==> flow/design.v <==
module two(clk, rst_n, in, valid_in, last_in, out, valid_out, last_out, ready);
	input wire clk, rst_n;
	input wire [32-1:0] in;
	input wire valid_in, last_in;
	output reg [32-1:0] out;
	output reg valid_out, last_out;
	output wire ready;
	reg [32-1:0] buff;
parameter [1:0] IDLE = 2'b00, S0 = 2'b01, S1 = 2'b10, S2 = 2'b11;
	reg [1:0] state;
	reg delay_last;
	wire we;
	wire S0_enable;
	wire S1_enable;
	wire S2_enable;
	wire S0toS1;
	wire S1toS2;
	wire S2toS1, S2toIDLE;
always @(posedge clk) begin
	if (!rst_n) begin
		state <= IDLE;
	end else begin
		case (state)
		IDLE : begin
			if (valid_in) begin
				state <= S0;
			end else begin
				state <= IDLE;
			end
		end
		S0 : begin
			if (S0toS1) begin
				state <= S1;
			end else begin
				state <= S0;
			end
		end
		S1 : begin
			if (S1toS2) begin
				state <= S2;
			end else begin
				state <= S1;
			end
		end
		S2 : begin
			if (S2toIDLE) begin
				state <= IDLE;
			end else if (S2toS1) begin
				state <= S1;
			end else begin
				state <= S2;
			end
		end
		endcase
	end
end
always @(posedge clk) begin
	if (!rst_n) begin
		buff <= 0;
		valid_out <= 0;
		last_out <= 0;
	end else begin
		if (S0_enable) begin
			buff <= in;
			valid_out <= 0;
			last_out <= 0;
		end else if (S1_enable) begin
			out <= (in > buff) ? in : buff;
			valid_out <= 1;
			last_out <= 0;
			buff <= (in > buff) ? buff : in;
		end else if (S2_enable) begin
			out <= buff;
			valid_out <= 1;
			last_out <= (S2toIDLE) ? 1 : 0;
			buff <= (we) ? in : buff;
		end else begin
			valid_out <= 0;
			last_out <= 0;
		end
	end
end
always @(posedge clk) begin
	if (!rst_n) begin
		delay_last <= 0;
	end else begin
		if (last_in) begin
			delay_last <= 1;
		end else if (S2toIDLE) begin
			delay_last <= 0;
		end else begin
			delay_last <= 0;
		end
	end
end
assign ready = (state != IDLE) & valid_in;
assign we = ready;
assign S0_enable = (state == S0) & we;
assign S1_enable = (state == S1) & we;
assign S2_enable = (state == S2);
assign S0toS1 = (state == S0) & we;
assign S1toS2 = (state == S1) & we;
assign S2toS1 = (state == S2) & we & !delay_last;
assign S2toIDLE = (state == S2) & delay_last;
endmodule
module four(clk, rst_n, in, valid_in, last_in, out, valid_out, last_out);
	input wire clk, rst_n;
	input wire [32-1:0] in;
	input wire valid_in, last_in;
	output reg [32-1:0] out;
	output reg valid_out, last_out;
	reg [32-1:0] fifo [4-1:0];
	reg [2-1:0] head;
	reg [1-1:0] tail0, tail1;
parameter [2:0] S0 = 3'b001, S1 = 3'b010, S2 = 3'b011, S3 = 3'b100, S4 = 3'b101;
	reg [2:0] state;
	reg delay_last;
	wire we;	 
	wire S0_enable, S1_enable, S2_enable, S3_enable, S4_enable;
	wire S0toS1;
	wire S1toS2, S1toS3;
	wire S2toS3, S2toS4;
	wire S3toS1, S3toS0;
	wire S4toS1, S4toS0;
	wire [32-1:0] mem0, mem1, mem2, mem3;
always @(posedge clk) begin
	if (!rst_n) begin
		state <= S0;
	end else begin
		case (state)
		S0 : begin
			if (S0toS1) begin
				state <= S1;
			end else begin
				state <= S0;
			end
		end
		S1 : begin
			if (S1toS2) begin
				state <= S2;
			end else if (S1toS3) begin
				state <= S3;
			end else begin
				state <= S1;
			end
		end
		S2 : begin
			if (S2toS3) begin
				state <= S3;
			end else if (S2toS4) begin
				state <= S4;
			end else begin
				state <= S2;
			end
		end
		S3 : begin
			if (S3toS1) begin
				state <= S1;
			end else if (S3toS0) begin
				state <= S0;
			end else begin
				state <= S3;
			end
		end
		S4 : begin
			if (S4toS1) begin
				state <= S1;
			end else if (S4toS0) begin
				state <= S0;
			end else begin
				state <= S4;
			end
		end
		endcase
	end
end
always @(posedge clk) begin
	if (!rst_n) begin
		head <= 0;
		tail0 <= 0;
		tail1 <= 0;
		valid_out <= 0;
		last_out <= 0;
	end else begin
		if (S0_enable) begin
			fifo[head] <= in;
			head <= head + 1;
		end
		else if (S1_enable) begin
			fifo[head] <= (in > fifo[tail0]) ? fifo[tail0] : in;
			out <= (in > fifo[tail0]) ? in : fifo[tail0];
			valid_out <= 1;
			last_out <= 0;
			head <= head + 1;
			tail0 <= (in > fifo[tail0]) ? tail0 : tail0 + 1;
			tail1 <= (in > fifo[tail0]) ? tail1 + 1 : tail1;
		end
		else if (S2_enable) begin
			fifo[head] <= in;
			out <= (fifo[tail1+2] > fifo[tail0]) ? fifo[tail1+2] : fifo[tail0];
			valid_out <= 1;
			last_out <= 0;
			head <= (we) ? head + 1 : head;
			tail0 <= (fifo[tail1+2] > fifo[tail0]) ? tail0 : tail0 + 1;
			tail1 <= (fifo[tail1+2] > fifo[tail0]) ? tail1 + 1 : tail1;
		end
		else if (S3_enable) begin
			fifo[head] <= in;
			out <= fifo[tail0];
			valid_out <= 1;
			last_out <= (S3toS0) ? 1 : 0;
			head <= (we && !delay_last) ? head + 1 : head;
			tail0 <= tail0 + 1;
		end
		else if (S4_enable) begin
			fifo[head] <= in;
			out <= fifo[tail1+2];
			valid_out <= 1;
			last_out <= (S4toS0) ? 1 : 0;
			head <= (we && !delay_last) ? head + 1 : head;
			tail1 <= tail1 + 1;
		end
		else begin
			valid_out <= 0;
			last_out <= 0;
		end
	end
end
always @(posedge clk) begin
	if (!rst_n) begin
		delay_last <= 0;
	end else begin
		if (last_in) begin
			delay_last <= 1;
		end else if (S3toS0 || S4toS0) begin
			delay_last <= 0;
		end else begin
			delay_last <= delay_last;
		end
	end
end
assign we = valid_in;
assign S0_enable = we & (state == S0);
assign S1_enable = (state == S1);
assign S2_enable = (state == S2);
assign S3_enable = (state == S3);
assign S4_enable = (state == S4);
assign S0toS1 = (state == S0) & (head == 1);
assign S1toS2 = (state == S1) & !(in > fifo[tail0]);
assign S1toS3 = (state == S1) & (in > fifo[tail0]) & (tail1 == 1);
assign S2toS3 = (state == S2) & (fifo[tail1+2] > fifo[tail0]) & (tail1 == 1);
assign S2toS4 = (state == S2) & !(fifo[tail1+2] > fifo[tail0]) & (tail0 == 1);
assign S3toS1 = (state == S3) & (tail0 == 1) & !delay_last;
assign S3toS0 = (state == S3) & (tail0 == 1) & delay_last;
assign S4toS1 = (state == S4) & (tail1 == 1) & !delay_last;
assign S4toS0 = (state == S4) & (tail1 == 1) & delay_last;
assign mem0 = fifo[0];
assign mem1 = fifo[1];
assign mem2 = fifo[2];
assign mem3 = fifo[3];
endmodule
module eight(clk, rst_n, in, valid_in, last_in, out, valid_out, last_out);
	input wire clk, rst_n;
	input wire [32-1:0] in;
	input wire valid_in, last_in;
	output reg [32-1:0] out;
	output reg valid_out, last_out;
	reg [32-1:0] fifo [8-1:0];
	reg [3-1:0] head;
	reg [2-1:0] tail0, tail1;
parameter [2:0] S0 = 3'b001, S1 = 3'b010, S2 = 3'b011, S3 = 3'b100, S4 = 3'b101;
	reg [2:0] state;
	reg delay_last;
	wire we;	 
	wire S0_enable, S1_enable, S2_enable, S3_enable, S4_enable;
	wire S0toS1;
	wire S1toS2, S1toS3;
	wire S2toS3, S2toS4;
	wire S3toS1, S3toS0;
	wire S4toS1, S4toS0;
	wire [32-1:0] mem0, mem1, mem2, mem3, mem4, mem5, mem6, mem7;
always @(posedge clk) begin
	if (!rst_n) begin
		state <= S0;
	end else begin
		case (state)
		S0 : begin
			if (S0toS1) begin
				state <= S1;
			end else begin
				state <= S0;
			end
		end
		S1 : begin
			if (S1toS2) begin
				state <= S2;
			end else if (S1toS3) begin
				state <= S3;
			end else begin
				state <= S1;
			end
		end
		S2 : begin
			if (S2toS3) begin
				state <= S3;
			end else if (S2toS4) begin
				state <= S4;
			end else begin
				state <= S2;
			end
		end
		S3 : begin
			if (S3toS1) begin
				state <= S1;
			end else if (S3toS0) begin
				state <= S0;
			end else begin
				state <= S3;
			end
		end
		S4 : begin
			if (S4toS1) begin
				state <= S1;
			end else if (S4toS0) begin
				state <= S0;
			end else begin
				state <= S4;
			end
		end
		endcase
	end
end
always @(posedge clk) begin
	if (!rst_n) begin
		head <= 0;
		tail0 <= 0;
		tail1 <= 0;
		valid_out <= 0;
		last_out <= 0;
	end else begin
		if (S0_enable) begin
			fifo[head] <= in;
			head <= head + 1;
		end
		else if (S1_enable) begin
			fifo[head] <= (in > fifo[tail0]) ? fifo[tail0] : in;
			out <= (in > fifo[tail0]) ? in : fifo[tail0];
			valid_out <= 1;
			last_out <= 0;
			head <= head + 1;
			tail0 <= (in > fifo[tail0]) ? tail0 : tail0 + 1;
			tail1 <= (in > fifo[tail0]) ? tail1 + 1 : tail1;
		end
		else if (S2_enable) begin
			fifo[head] <= in;
			out <= (fifo[tail1+4] > fifo[tail0]) ? fifo[tail1+4] : fifo[tail0];
			valid_out <= 1;
			last_out <= 0;
			head <= (we) ? head + 1 : head;
			tail0 <= (fifo[tail1+4] > fifo[tail0]) ? tail0 : tail0 + 1;
			tail1 <= (fifo[tail1+4] > fifo[tail0]) ? tail1 + 1 : tail1;
		end
		else if (S3_enable) begin
			fifo[head] <= in;
			out <= fifo[tail0];
			valid_out <= 1;
			last_out <= (S3toS0) ? 1 : 0;
			head <= (we && !delay_last) ? head + 1 : head;
			tail0 <= tail0 + 1;
		end
		else if (S4_enable) begin
			fifo[head] <= in;
			out <= fifo[tail1+4];
			valid_out <= 1;
			last_out <= (S4toS0) ? 1 : 0;
			head <= (we && !delay_last) ? head + 1 : head;
			tail1 <= tail1 + 1;
		end
		else begin
			valid_out <= 0;
			last_out <= 0;
		end
	end
end
always @(posedge clk) begin
	if (!rst_n) begin
		delay_last <= 0;
	end else begin
		if (last_in) begin
			delay_last <= 1;
		end else if (S3toS0 || S4toS0) begin
			delay_last <= 0;
		end else begin
			delay_last <= delay_last;
		end
	end
end
assign we = valid_in;
assign S0_enable = we & (state == S0);
assign S1_enable = (state == S1);
assign S2_enable = (state == S2);
assign S3_enable = (state == S3);
assign S4_enable = (state == S4);
assign S0toS1 = (state == S0) & (head == 3);
assign S1toS2 = (state == S1) & !(in > fifo[tail0]);
assign S1toS3 = (state == S1) & (in > fifo[tail0]) & (tail1 == 3);
assign S2toS3 = (state == S2) & (fifo[tail1+4] > fifo[tail0]) & (tail1 == 3);
assign S2toS4 = (state == S2) & !(fifo[tail1+4] > fifo[tail0]) & (tail0 == 3);
assign S3toS1 = (state == S3) & (tail0 == 3) & !delay_last;
assign S3toS0 = (state == S3) & (tail0 == 3) & delay_last;
assign S4toS1 = (state == S4) & (tail1 == 3) & !delay_last;
assign S4toS0 = (state == S4) & (tail1 == 3) & delay_last;
assign mem0 = fifo[0];
assign mem1 = fifo[1];
assign mem2 = fifo[2];
assign mem3 = fifo[3];
assign mem4 = fifo[4];
assign mem5 = fifo[5];
assign mem6 = fifo[6];
assign mem7 = fifo[7];
endmodule
module steen(clk, rst_n, in, valid_in, last_in, out, valid_out, last_out);
	input wire clk, rst_n;
	input wire [32-1:0] in;
	input wire valid_in, last_in;
	output reg [32-1:0] out;
	output reg valid_out, last_out;
	reg [32-1:0] fifo [16-1:0];
	reg [4-1:0] head;
	reg [3-1:0] tail0, tail1;
parameter [2:0] S0 = 3'b001, S1 = 3'b010, S2 = 3'b011, S3 = 3'b100, S4 = 3'b101;
	reg [2:0] state;
	reg delay_last;
	wire we;	 
	wire S0_enable, S1_enable, S2_enable, S3_enable, S4_enable;
	wire S0toS1;
	wire S1toS2, S1toS3;
	wire S2toS3, S2toS4;
	wire S3toS1, S3toS0;
	wire S4toS1, S4toS0;
	wire [32-1:0] mem0, mem1, mem2, mem3, mem4, mem5, mem6, mem7;
always @(posedge clk) begin
	if (!rst_n) begin
		state <= S0;
	end else begin
		case (state)
		S0 : begin
			if (S0toS1) begin
				state <= S1;
			end else begin
				state <= S0;
			end
		end
		S1 : begin
			if (S1toS2) begin
				state <= S2;
			end else if (S1toS3) begin
				state <= S3;
			end else begin
				state <= S1;
			end
		end
		S2 : begin
			if (S2toS3) begin
				state <= S3;
			end else if (S2toS4) begin
				state <= S4;
			end else begin
				state <= S2;
			end
		end
		S3 : begin
			if (S3toS1) begin
				state <= S1;
			end else if (S3toS0) begin
				state <= S0;
			end else begin
				state <= S3;
			end
		end
		S4 : begin
			if (S4toS1) begin
				state <= S1;
			end else if (S4toS0) begin
				state <= S0;
			end else begin
				state <= S4;
			end
		end
		endcase
	end
end
always @(posedge clk) begin
	if (!rst_n) begin
		head <= 0;
		tail0 <= 0;
		tail1 <= 0;
		valid_out <= 0;
		last_out <= 0;
	end else begin
		if (S0_enable) begin
			fifo[head] <= in;
			head <= head + 1;
		end
		else if (S1_enable) begin
			fifo[head] <= (in > fifo[tail0]) ? fifo[tail0] : in;
			out <= (in > fifo[tail0]) ? in : fifo[tail0];
			valid_out <= 1;
			last_out <= 0;
			head <= head + 1;
			tail0 <= (in > fifo[tail0]) ? tail0 : tail0 + 1;
			tail1 <= (in > fifo[tail0]) ? tail1 + 1 : tail1;
		end
		else if (S2_enable) begin
			fifo[head] <= in;
			out <= (fifo[tail1+8] > fifo[tail0]) ? fifo[tail1+8] : fifo[tail0];
			valid_out <= 1;
			last_out <= 0;
			head <= (we) ? head + 1 : head;
			tail0 <= (fifo[tail1+8] > fifo[tail0]) ? tail0 : tail0 + 1;
			tail1 <= (fifo[tail1+8] > fifo[tail0]) ? tail1 + 1 : tail1;
		end
		else if (S3_enable) begin
			fifo[head] <= in;
			out <= fifo[tail0];
			valid_out <= 1;
			last_out <= (S3toS0) ? 1 : 0;
			head <= (we && !delay_last) ? head + 1 : head;
			tail0 <= tail0 + 1;
		end
		else if (S4_enable) begin
			fifo[head] <= in;
			out <= fifo[tail1+8];
			valid_out <= 1;
			last_out <= (S4toS0) ? 1 : 0;
			head <= (we && !delay_last) ? head + 1 : head;
			tail1 <= tail1 + 1;
		end
		else begin
			valid_out <= 0;
			last_out <= 0;
		end
	end
end
always @(posedge clk) begin
	if (!rst_n) begin
		delay_last <= 0;
	end else begin
		if (last_in) begin
			delay_last <= 1;
		end else if (S3toS0 || S4toS0) begin
			delay_last <= 0;
		end else begin
			delay_last <= delay_last;
		end
	end
end
assign we = valid_in;
assign S0_enable = we & (state == S0);
assign S1_enable = (state == S1);
assign S2_enable = (state == S2);
assign S3_enable = (state == S3);
assign S4_enable = (state == S4);
assign S0toS1 = (state == S0) & (head == 7);
assign S1toS2 = (state == S1) & !(in > fifo[tail0]);
assign S1toS3 = (state == S1) & (in > fifo[tail0]) & (tail1 == 7);
assign S2toS3 = (state == S2) & (fifo[tail1+8] > fifo[tail0]) & (tail1 == 7);
assign S2toS4 = (state == S2) & !(fifo[tail1+8] > fifo[tail0]) & (tail0 == 7);
assign S3toS1 = (state == S3) & (tail0 == 7) & !delay_last;
assign S3toS0 = (state == S3) & (tail0 == 7) & delay_last;
assign S4toS1 = (state == S4) & (tail1 == 7) & !delay_last;
assign S4toS0 = (state == S4) & (tail1 == 7) & delay_last;
assign mem0 = fifo[0];
assign mem1 = fifo[1];
assign mem2 = fifo[2];
assign mem3 = fifo[3];
assign mem4 = fifo[4];
assign mem5 = fifo[5];
assign mem6 = fifo[6];
assign mem7 = fifo[7];
endmodule
module thtwo(clk, rst_n, in, valid_in, last_in, out, valid_out, last_out);
	input wire clk, rst_n;
	input wire [32-1:0] in;
	input wire valid_in, last_in;
	output reg [32-1:0] out;
	output reg valid_out, last_out;
	reg [32-1:0] fifo [32-1:0];
	reg [5-1:0] head;
	reg [4-1:0] tail0, tail1;
parameter [2:0] S0 = 3'b001, S1 = 3'b010, S2 = 3'b011, S3 = 3'b100, S4 = 3'b101;
	reg [2:0] state;
	reg delay_last;
	wire we;	 
	wire S0_enable, S1_enable, S2_enable, S3_enable, S4_enable;
	wire S0toS1;
	wire S1toS2, S1toS3;
	wire S2toS3, S2toS4;
	wire S3toS1, S3toS0;
	wire S4toS1, S4toS0;
	wire [32-1:0] mem0, mem1, mem2, mem3, mem4, mem5, mem6, mem7;
always @(posedge clk) begin
	if (!rst_n) begin
		state <= S0;
	end else begin
		case (state)
		S0 : begin
			if (S0toS1) begin
				state <= S1;
			end else begin
				state <= S0;
			end
		end
		S1 : begin
			if (S1toS2) begin
				state <= S2;
			end else if (S1toS3) begin
				state <= S3;
			end else begin
				state <= S1;
			end
		end
		S2 : begin
			if (S2toS3) begin
				state <= S3;
			end else if (S2toS4) begin
				state <= S4;
			end else begin
				state <= S2;
			end
		end
		S3 : begin
			if (S3toS1) begin
				state <= S1;
			end else if (S3toS0) begin
				state <= S0;
			end else begin
				state <= S3;
			end
		end
		S4 : begin
			if (S4toS1) begin
				state <= S1;
			end else if (S4toS0) begin
				state <= S0;
			end else begin
				state <= S4;
			end
		end
		endcase
	end
end
always @(posedge clk) begin
	if (!rst_n) begin
		head <= 0;
		tail0 <= 0;
		tail1 <= 0;
		valid_out <= 0;
		last_out <= 0;
	end else begin
		if (S0_enable) begin
			fifo[head] <= in;
			head <= head + 1;
		end
		else if (S1_enable) begin
			fifo[head] <= (in > fifo[tail0]) ? fifo[tail0] : in;
			out <= (in > fifo[tail0]) ? in : fifo[tail0];
			valid_out <= 1;
			last_out <= 0;
			head <= head + 1;
			tail0 <= (in > fifo[tail0]) ? tail0 : tail0 + 1;
			tail1 <= (in > fifo[tail0]) ? tail1 + 1 : tail1;
		end
		else if (S2_enable) begin
			fifo[head] <= in;
			out <= (fifo[tail1+16] > fifo[tail0]) ? fifo[tail1+16] : fifo[tail0];
			valid_out <= 1;
			last_out <= 0;
			head <= (we) ? head + 1 : head;
			tail0 <= (fifo[tail1+16] > fifo[tail0]) ? tail0 : tail0 + 1;
			tail1 <= (fifo[tail1+16] > fifo[tail0]) ? tail1 + 1 : tail1;
		end
		else if (S3_enable) begin
			fifo[head] <= in;
			out <= fifo[tail0];
			valid_out <= 1;
			last_out <= (S3toS0) ? 1 : 0;
			head <= (we && !delay_last) ? head + 1 : head;
			tail0 <= tail0 + 1;
		end
		else if (S4_enable) begin
			fifo[head] <= in;
			out <= fifo[tail1+16];
			valid_out <= 1;
			last_out <= (S4toS0) ? 1 : 0;
			head <= (we && !delay_last) ? head + 1 : head;
			tail1 <= tail1 + 1;
		end
		else begin
			valid_out <= 0;
			last_out <= 0;
		end
	end
end
always @(posedge clk) begin
	if (!rst_n) begin
		delay_last <= 0;
	end else begin
		if (last_in) begin
			delay_last <= 1;
		end else if (S3toS0 || S4toS0) begin
			delay_last <= 0;
		end else begin
			delay_last <= delay_last;
		end
	end
end
assign we = valid_in;
assign S0_enable = we & (state == S0);
assign S1_enable = (state == S1);
assign S2_enable = (state == S2);
assign S3_enable = (state == S3);
assign S4_enable = (state == S4);
assign S0toS1 = (state == S0) & (head == 15);
assign S1toS2 = (state == S1) & !(in > fifo[tail0]);
assign S1toS3 = (state == S1) & (in > fifo[tail0]) & (tail1 == 15);
assign S2toS3 = (state == S2) & (fifo[tail1+16] > fifo[tail0]) & (tail1 == 15);
assign S2toS4 = (state == S2) & !(fifo[tail1+16] > fifo[tail0]) & (tail0 == 15);
assign S3toS1 = (state == S3) & (tail0 == 15) & !delay_last;
assign S3toS0 = (state == S3) & (tail0 == 15) & delay_last;
assign S4toS1 = (state == S4) & (tail1 == 15) & !delay_last;
assign S4toS0 = (state == S4) & (tail1 == 15) & delay_last;
assign mem0 = fifo[0];
assign mem1 = fifo[1];
assign mem2 = fifo[2];
assign mem3 = fifo[3];
assign mem4 = fifo[4];
assign mem5 = fifo[5];
assign mem6 = fifo[6];
assign mem7 = fifo[7];
endmodule
module top(clk, rst_n, in, valid_in, last_in, out, valid_out, last_out, ready);
	input wire clk, rst_n;
	input wire [32-1:0] in;
	input wire valid_in, last_in;
	output wire [32-1:0] out;
	output wire valid_out, last_out;
	output wire ready;
	wire [32-1:0] out0, out1, out2, out3;
	wire valid_out0, valid_out1, valid_out2, valid_out3;
	wire last_out0, last_out1, last_out2, last_out3;
two tw0(.clk(clk), .rst_n(rst_n), .in(in), .valid_in(valid_in), .last_in(last_in), .out(out0), .valid_out(valid_out0), .last_out(last_out0), .ready(ready));
four f0(.clk(clk), .rst_n(rst_n), .in(out0), .valid_in(valid_out0), .last_in(last_out0), .out(out1), .valid_out(valid_out1), .last_out(last_out1));
eight e0(.clk(clk), .rst_n(rst_n), .in(out1), .valid_in(valid_out1), .last_in(last_out1), .out(out2), .valid_out(valid_out2), .last_out(last_out2));
steen s0(.clk(clk), .rst_n(rst_n), .in(out2), .valid_in(valid_out2), .last_in(last_out2), .out(out3), .valid_out(valid_out3), .last_out(last_out3));
thtwo t0(.clk(clk), .rst_n(rst_n), .in(out3), .valid_in(valid_out3), .last_in(last_out3), .out(out), .valid_out(valid_out), .last_out(last_out));
endmodule
Reports on top
Each step is given for the RTL above and for the edited RTL.
Lines under "before" count in the file above, lines under "after" in the edited file.
"diff": "after" minus "before" as printed here.
Library cell names are shortened.
{"block": "setup", "design": "top", "clk_port": "clk", "lib": "sky130hd", "corner": "tt_025C_1v80"}

Diff
The edit as a unified diff against the file above.
The edit is scripted: it alters the design's behaviour and was not made to optimise anything.
begin of diff
@@ -740,11 +740,15 @@
 assign mem7 = fifo[7];
 endmodule
-module top(clk, rst_n, in, valid_in, last_in, out, valid_out, last_out, ready);
+module top(clk, rst_n, in, valid_in, last_in, out, valid_out_o, last_out, ready);
 	input wire clk, rst_n;
 	input wire [32-1:0] in;
 	input wire valid_in, last_in;
 	output wire [32-1:0] out;
-	output wire valid_out, last_out;
+	output wire valid_out_o, last_out;
 	output wire ready;
+	wire valid_out;
+	reg valid_out_d1;
+	always @(posedge clk) valid_out_d1 <= valid_out;
+	assign valid_out_o = valid_out_d1;
 	wire [32-1:0] out0, out1, out2, out3;
 	wire valid_out0, valid_out1, valid_out2, valid_out3;
end of diff

Word level
Counts by Yosys on the flattened word-level netlist (proc, flatten, opt, wreduce; memories kept). Print and check cells are left out. Cells with the same type and inputs are merged into one.
Yosys's memory passes give these memory sizes; they may raise the number of words (mostly to a power of two), join words into wider ones and drop unused or constant bits.
{"block": "word_totals", "item": "wordCells", "before": 670, "after": 671, "diff": 1}
{"block": "word_totals", "item": "reg_bits", "before": 255, "after": 256, "diff": 1}
{"block": "word_totals", "item": "ramBits", "before": 1920, "after": 1920, "diff": 0}
{"block": "word_totals", "item": "out_inout_bits", "before": 35, "after": 35, "diff": 0}
{"block": "word_totals", "item": "clocked_rd_ports_x_width", "before": 128, "after": 128, "diff": 0}
{"block": "word_totals", "item": "mem_count", "before": 4, "after": 4, "diff": 0}
{"block": "op_classes", "item": "equal", "before": 58, "after": 58, "diff": 0}
{"block": "op_classes", "item": "mux", "before": 386, "after": 386, "diff": 0}
{"block": "op_classes", "item": "compare", "before": 9, "after": 9, "diff": 0}
{"block": "op_classes", "item": "logic", "before": 89, "after": 89, "diff": 0}
{"block": "op_classes", "item": "reduce_and_logical", "before": 70, "after": 70, "diff": 0}
{"block": "op_classes", "item": "addsub", "before": 16, "after": 16, "diff": 0}
{"block": "mem_list", "item": "memory_list", "before": "t0.fifo 32x32 r2 w1; s0.fifo 16x32 r2 w1; e0.fifo 8x32 r2 w1; f0.fifo 4x32 r2 w1", "after": "t0.fifo 32x32 r2 w1; s0.fifo 16x32 r2 w1; e0.fifo 8x32 r2 w1; f0.fifo 4x32 r2 w1"}
Unchanged operator kinds not shown: 48.

Logic depth
Depth = most cells in a row (Yosys ltp): at word level without a register or memory, in the mapped netlist without a sequential cell, where the memories' decode and read muxes count.
{"block": "depth", "item": "ltp_word", "before": 9, "after": 9, "diff": 0}
{"block": "depth", "item": "ABC_AREA", "before": "0", "after": "0"}
{"block": "depth", "item": "mapped_depth", "before": 16, "after": 16, "diff": 0}

Mapped cells and area
Yosys stat after the flow's synthesis: flattened, memories mapped to cells. It holds for the ABC_AREA given above (unset counts as 0); a run with the other value may have another netlist.
{"block": "types", "type": "nor2_1", "before": 140, "after": 204, "diff": 64}
{"block": "types", "type": "mux2_4", "before": 60, "after": 0, "diff": -60}
{"block": "types", "type": "nor2b_1", "before": 63, "after": 14, "diff": -49}
{"block": "types", "type": "mux2i_1", "before": 185, "after": 232, "diff": 47}
{"block": "types", "type": "nand2_1", "before": 234, "after": 280, "diff": 46}
{"block": "types", "type": "o211ai_1", "before": 13, "after": 52, "diff": 39}
{"block": "types", "type": "buf_1", "before": 23, "after": 59, "diff": 36}
{"block": "types", "type": "a221oi_1", "before": 40, "after": 9, "diff": -31}
{"block": "types", "type": "inv_1", "before": 166, "after": 196, "diff": 30}
{"block": "types", "type": "a31o_2", "before": 4, "after": 33, "diff": 29}
{"block": "types", "type": "o221ai_1", "before": 4, "after": 33, "diff": 29}
{"block": "types", "type": "mux2_2", "before": 133, "after": 105, "diff": -28}
{"block": "types", "type": "o31ai_1", "before": 35, "after": 8, "diff": -27}
{"block": "types", "type": "and2_1", "before": 41, "after": 20, "diff": -21}
{"block": "types", "type": "a31oi_1", "before": 3, "after": 24, "diff": 21}
{"block": "types", "type": "a21oi_1", "before": 145, "after": 160, "diff": 15}
{"block": "types", "type": "buf_2", "before": 53, "after": 38, "diff": -15}
{"block": "types", "type": "clkbuf_1", "before": 160, "after": 148, "diff": -12}
Unchanged cell types not shown: 9.
The list need not be complete.
{"block": "synth_totals", "item": "sequential_area_um2", "before": 64722.1, "after": 64742.1, "diff": 20.0}
{"block": "synth_totals", "item": "area_um2", "before": 93861.3, "after": 93294.5, "diff": -566.8}
{"block": "synth_totals", "item": "stdcells", "before": 5194, "after": 5241, "diff": 47}
{"block": "synth_totals", "item": "ffs", "before": 2193, "after": 2194, "diff": 1}
By module: a second synthesis without flattening, with its own total; a netlist apart from the flattened one above.
{"block": "unflattened", "item": "hier_cells", "before": 5250, "after": 5262, "diff": 12}
{"block": "unflattened", "item": "hier_area_um2", "before": 94919.8, "after": 95108.7, "diff": 188.9}
Rows give one instance, submodules left out.
{"block": "by_module_before", "mod": "thtwo", "instances": 1, "mod_area_um2": 43471.7, "n_cells": 1976}
{"block": "by_module_before", "mod": "steen", "instances": 1, "mod_area_um2": 24233.2, "n_cells": 1333}
{"block": "by_module_before", "mod": "eight", "instances": 1, "mod_area_um2": 14014.7, "n_cells": 895}
{"block": "by_module_before", "mod": "four", "instances": 1, "mod_area_um2": 9547.9, "n_cells": 701}
{"block": "by_module_before", "mod": "two", "instances": 1, "mod_area_um2": 3652.3, "n_cells": 345}
{"block": "by_module_before", "mod": "top", "instances": 1, "mod_area_um2": 0.0, "n_cells": 0}
{"block": "by_module_after", "mod": "thtwo", "instances": 1, "mod_area_um2": 43640.6, "n_cells": 1987}
{"block": "by_module_after", "mod": "steen", "instances": 1, "mod_area_um2": 24233.2, "n_cells": 1333}
{"block": "by_module_after", "mod": "eight", "instances": 1, "mod_area_um2": 14014.7, "n_cells": 895}
{"block": "by_module_after", "mod": "four", "instances": 1, "mod_area_um2": 9547.9, "n_cells": 701}
{"block": "by_module_after", "mod": "two", "instances": 1, "mod_area_um2": 3652.3, "n_cells": 345}
{"block": "by_module_after", "mod": "top", "instances": 1, "mod_area_um2": 20.0, "n_cells": 1}

Timing after synthesis
Path of least setup slack by OpenSTA after synthesis, without wires, with an ideal clock, recovery checks aside; 20% of the period is set as input and as output delay. Where synthesis merged equal registers, the netlist keeps one of their names.
{"block": "synth_path", "item": "path_kind", "before": "register to register", "after": "input to register"}
{"block": "synth_path", "item": "startpoint", "before": "register (name not given)", "after": "input rst_n"}
{"block": "synth_path", "item": "endpoint", "before": "memory t0.fifo[0][31]", "after": "memory s0.fifo[0][0]"}
{"block": "synth_path", "item": "t_required_ns", "before": 7.546, "after": 7.498, "diff": -0.048}
{"block": "synth_path", "item": "t_arrival_ns", "before": 5.389, "after": 5.128, "diff": -0.261}
{"block": "synth_path", "item": "t_first_pin_ns", "before": 0.000, "after": 1.600, "diff": 1.600}
{"block": "synth_path", "item": "slack_ns", "before": 2.157, "after": 2.371, "diff": 0.214}
{"block": "synth_path", "item": "tclk_ns", "before": 8.0, "after": 8.0, "diff": 0.0}
{"block": "synth_path", "item": "driving_pins", "before": 16, "after": 3, "diff": -13}
{"block": "synth_path", "item": "setup_time_ns", "before": 0.454, "after": 0.502, "diff": 0.048}
{"block": "synth_path", "item": "delay_ns", "before": 5.843, "after": 4.030, "diff": -1.813}
{"block": "synth_path", "item": "path_buffers", "before": 4, "after": 1, "diff": -3}
{"block": "synth_path", "item": "period_less_setup_slack_ns", "before": 5.843, "after": 5.629, "diff": -0.214}
"delay_ns" = arrival - input delay + setup time.
"driving_pins" counts driving pins, that of a launching flip-flop among them; a cell with two outputs on the path counts twice.
"period_less_setup_slack_ns" is the clock period less the worst setup slack; recovery checks do not enter. This is arithmetic on one report: input and output delays are still those of the set period (20% each).
The rows between start and end are the longest chain of elaborated cells between them; the timing report does not say that the signal goes this way. Where chains are equally long, one stands for them.
Each line given opens the expression or statement behind the cell; cells for indexed reads and writes are added by Yosys, which also makes memories of some case tables.
{"block": "synth_between_before", "path_cell_list": "dfxtp_1 -> buf_2 -> buf_1 -> mux4_2 -> mux4_2 -> inv_1 -> ha_1 -> and4_1 -> and4bb_1 -> a211o_1 -> o22ai_1 -> o21ai_1 -> or2_2 -> buf_2 -> clkbuf_1 -> o21ai_0"}
{"block": "synth_lines_before", "item": "to (decl)", "line": 588, "source": "reg [32-1:0] fifo [32-1:0];"}
before: Chain of elaborated cells between the ends: none given.
after: Only ways into the end's enable, where the timed path ends, are counted here.
{"block": "synth_between_after", "path_cell_list": "clkbuf_1 -> nand2_1 -> nor4_1", "elab_chain_cells": 5, "cells_between": 9, "classes_between": "mux (5); logic (4)"}
{"block": "synth_lines_after", "item": "from (decl)", "line": 743, "source": "input wire clk, rst_n;"}
{"block": "synth_lines_after", "item": "two-way mux 1 bit", "line": 494, "source": "if (!rst_n) begin"}
{"block": "synth_lines_after", "item": "bitwise OR 1 bit (4 in a row)"}
{"block": "synth_lines_after", "item": "to (decl)", "line": 428, "source": "reg [32-1:0] fifo [16-1:0];"}

Worst path after layout
Path of least setup slack in the final report of the runs of set A (OpenROAD, finished layout, wires in). Where an end is a register, its clock arrival counts in the times.
{"block": "layout_path", "item": "path_kind", "before": "register to register", "after": "register to register"}
{"block": "layout_path", "item": "startpoint", "before": "register (name not given)", "after": "register (name not given)"}
{"block": "layout_path", "item": "endpoint", "before": "memory t0.fifo[22][19]", "after": "memory t0.fifo[18][19]"}
{"block": "layout_path", "item": "t_first_pin_ns", "before": 0.89, "after": 0.91, "diff": 0.02}
{"block": "layout_path", "item": "path_buffers", "before": 2, "after": 2, "diff": 0}
{"block": "layout_path", "item": "t_required_ns", "before": 8.73, "after": 8.57, "diff": -0.16}
{"block": "layout_path", "item": "tclk_ns", "before": 8.0, "after": 8.0, "diff": 0.0}
{"block": "layout_path", "item": "slack_ns", "before": 1.99, "after": 1.63, "diff": -0.36}
{"block": "layout_path", "item": "setup_time_ns", "before": 0.16, "after": 0.27, "diff": 0.11}
{"block": "layout_path", "item": "driving_pins", "before": 14, "after": 14, "diff": 0}
{"block": "layout_path", "item": "t_arrival_ns", "before": 6.75, "after": 6.93, "diff": 0.18}
{"block": "layout_between_before", "path_cell_list": "dfxtp_4 -> buf_4 -> mux4_2 -> mux4_2 -> inv_1 -> ha_1 -> and4_1 -> and4bb_1 -> a211o_1 -> o22ai_1 -> o21ai_1 -> or2_2 -> o21ai_1 -> buf_4"}
{"block": "layout_lines_before", "item": "to (decl)", "line": 588, "source": "reg [32-1:0] fifo [32-1:0];"}
before: Chain of elaborated cells between the ends: none given.
{"block": "layout_between_after", "path_cell_list": "dfxtp_4 -> buf_4 -> mux4_2 -> mux4_2 -> inv_1 -> ha_1 -> nand4_1 -> a211oi_1 -> o31a_1 -> a31oi_4 -> nor2_1 -> nand3_2 -> buf_12 -> mux2_2"}
{"block": "layout_lines_after", "item": "to (decl)", "line": 588, "source": "reg [32-1:0] fifo [32-1:0];"}
after: Chain of elaborated cells between the ends: none given.

Flow runs
Runs of the flow (Yosys, OpenROAD) on both versions; the two runs of a pair have the same settings. The constraints put input and output delay at 20% of the set period each and load the outputs with 0.01 pF.
{"block": "settings_set_A", "CORE_UTILIZATION": 40, "period_ns": 8.0, "CAP_MARGIN": 20, "CORE_MARGIN": 2, "SLEW_MARGIN": 20}
{"block": "measured_set_A", "item": "layout_stdcell_area_um2", "before": 106830.0, "after": 106361.0, "diff": -469.0}
{"block": "measured_set_A", "item": "timing.achieved_period_ns", "before": 6.011, "after": 6.365, "diff": 0.354}
{"block": "measured_set_A", "item": "fin_hold_ws_ns", "before": 0.428, "after": 0.477, "diff": 0.049}
{"block": "measured_set_A", "item": "final_die_area_um2", "before": 238544.0, "after": 237115.0, "diff": -1429.0}
{"block": "measured_set_A", "item": "worstSetupSlack_ns", "before": 1.989, "after": 1.635, "diff": -0.354}
{"block": "measured_set_A", "item": "yosys.chip_area_um2", "before": 93861.3, "after": 93294.5, "diff": -566.8}
{"block": "measured_set_A", "item": "util_pct", "before": 45.9, "after": 45.8, "diff": -0.1}
{"block": "measured_set_A", "item": "power_uw", "before": 23693, "after": 23768, "diff": 75}
{"block": "settings_set_B", "ABC_AREA": 0, "CELL_PAD_IN_SITES_GLOBAL_PLACEMENT": 2, "CORE_ASPECT_RATIO": 0.82, "CORE_UTILIZATION": 31, "CTS_CLUSTER_SIZE": 55, "GPL_TIMING_DRIVEN": 0, "PLACE_DENSITY": 0.89, "SETUP_SLACK_MARGIN": 1.15, "TNS_END_PERCENT": 25, "period_ns": 10.6, "CAP_MARGIN": 20, "CORE_MARGIN": 2, "SLEW_MARGIN": 20}
{"block": "measured_set_B", "item": "layout_stdcell_area_um2", "before": 109080.0, "after": 107949.0, "diff": -1131.0}
{"block": "measured_set_B", "item": "timing.achieved_period_ns", "before": 7.161, "after": 7.809, "diff": 0.648}
{"block": "measured_set_B", "item": "fin_hold_ws_ns", "before": 0.474, "after": 0.422, "diff": -0.052}
{"block": "measured_set_B", "item": "final_die_area_um2", "before": 307217.0, "after": 305377.0, "diff": -1840.0}
{"block": "measured_set_B", "item": "worstSetupSlack_ns", "before": 3.439, "after": 2.791, "diff": -0.648}
{"block": "measured_set_B", "item": "yosys.chip_area_um2", "before": 93861.3, "after": 93294.5, "diff": -566.8}
{"block": "measured_set_B", "item": "util_pct", "before": 36.3, "after": 36.0, "diff": -0.3}
{"block": "measured_set_B", "item": "power_uw", "before": 17293, "after": 17131, "diff": -162}
"timing.achieved_period_ns" = clock period - worst setup slack. The figure is calculated, with input and output delays left at 20% of the set period.
By "power_uw" is meant OpenSTA's value without simulated activity: inputs other than the clock are taken to toggle once in ten clock periods, and the tool carries that through the logic.
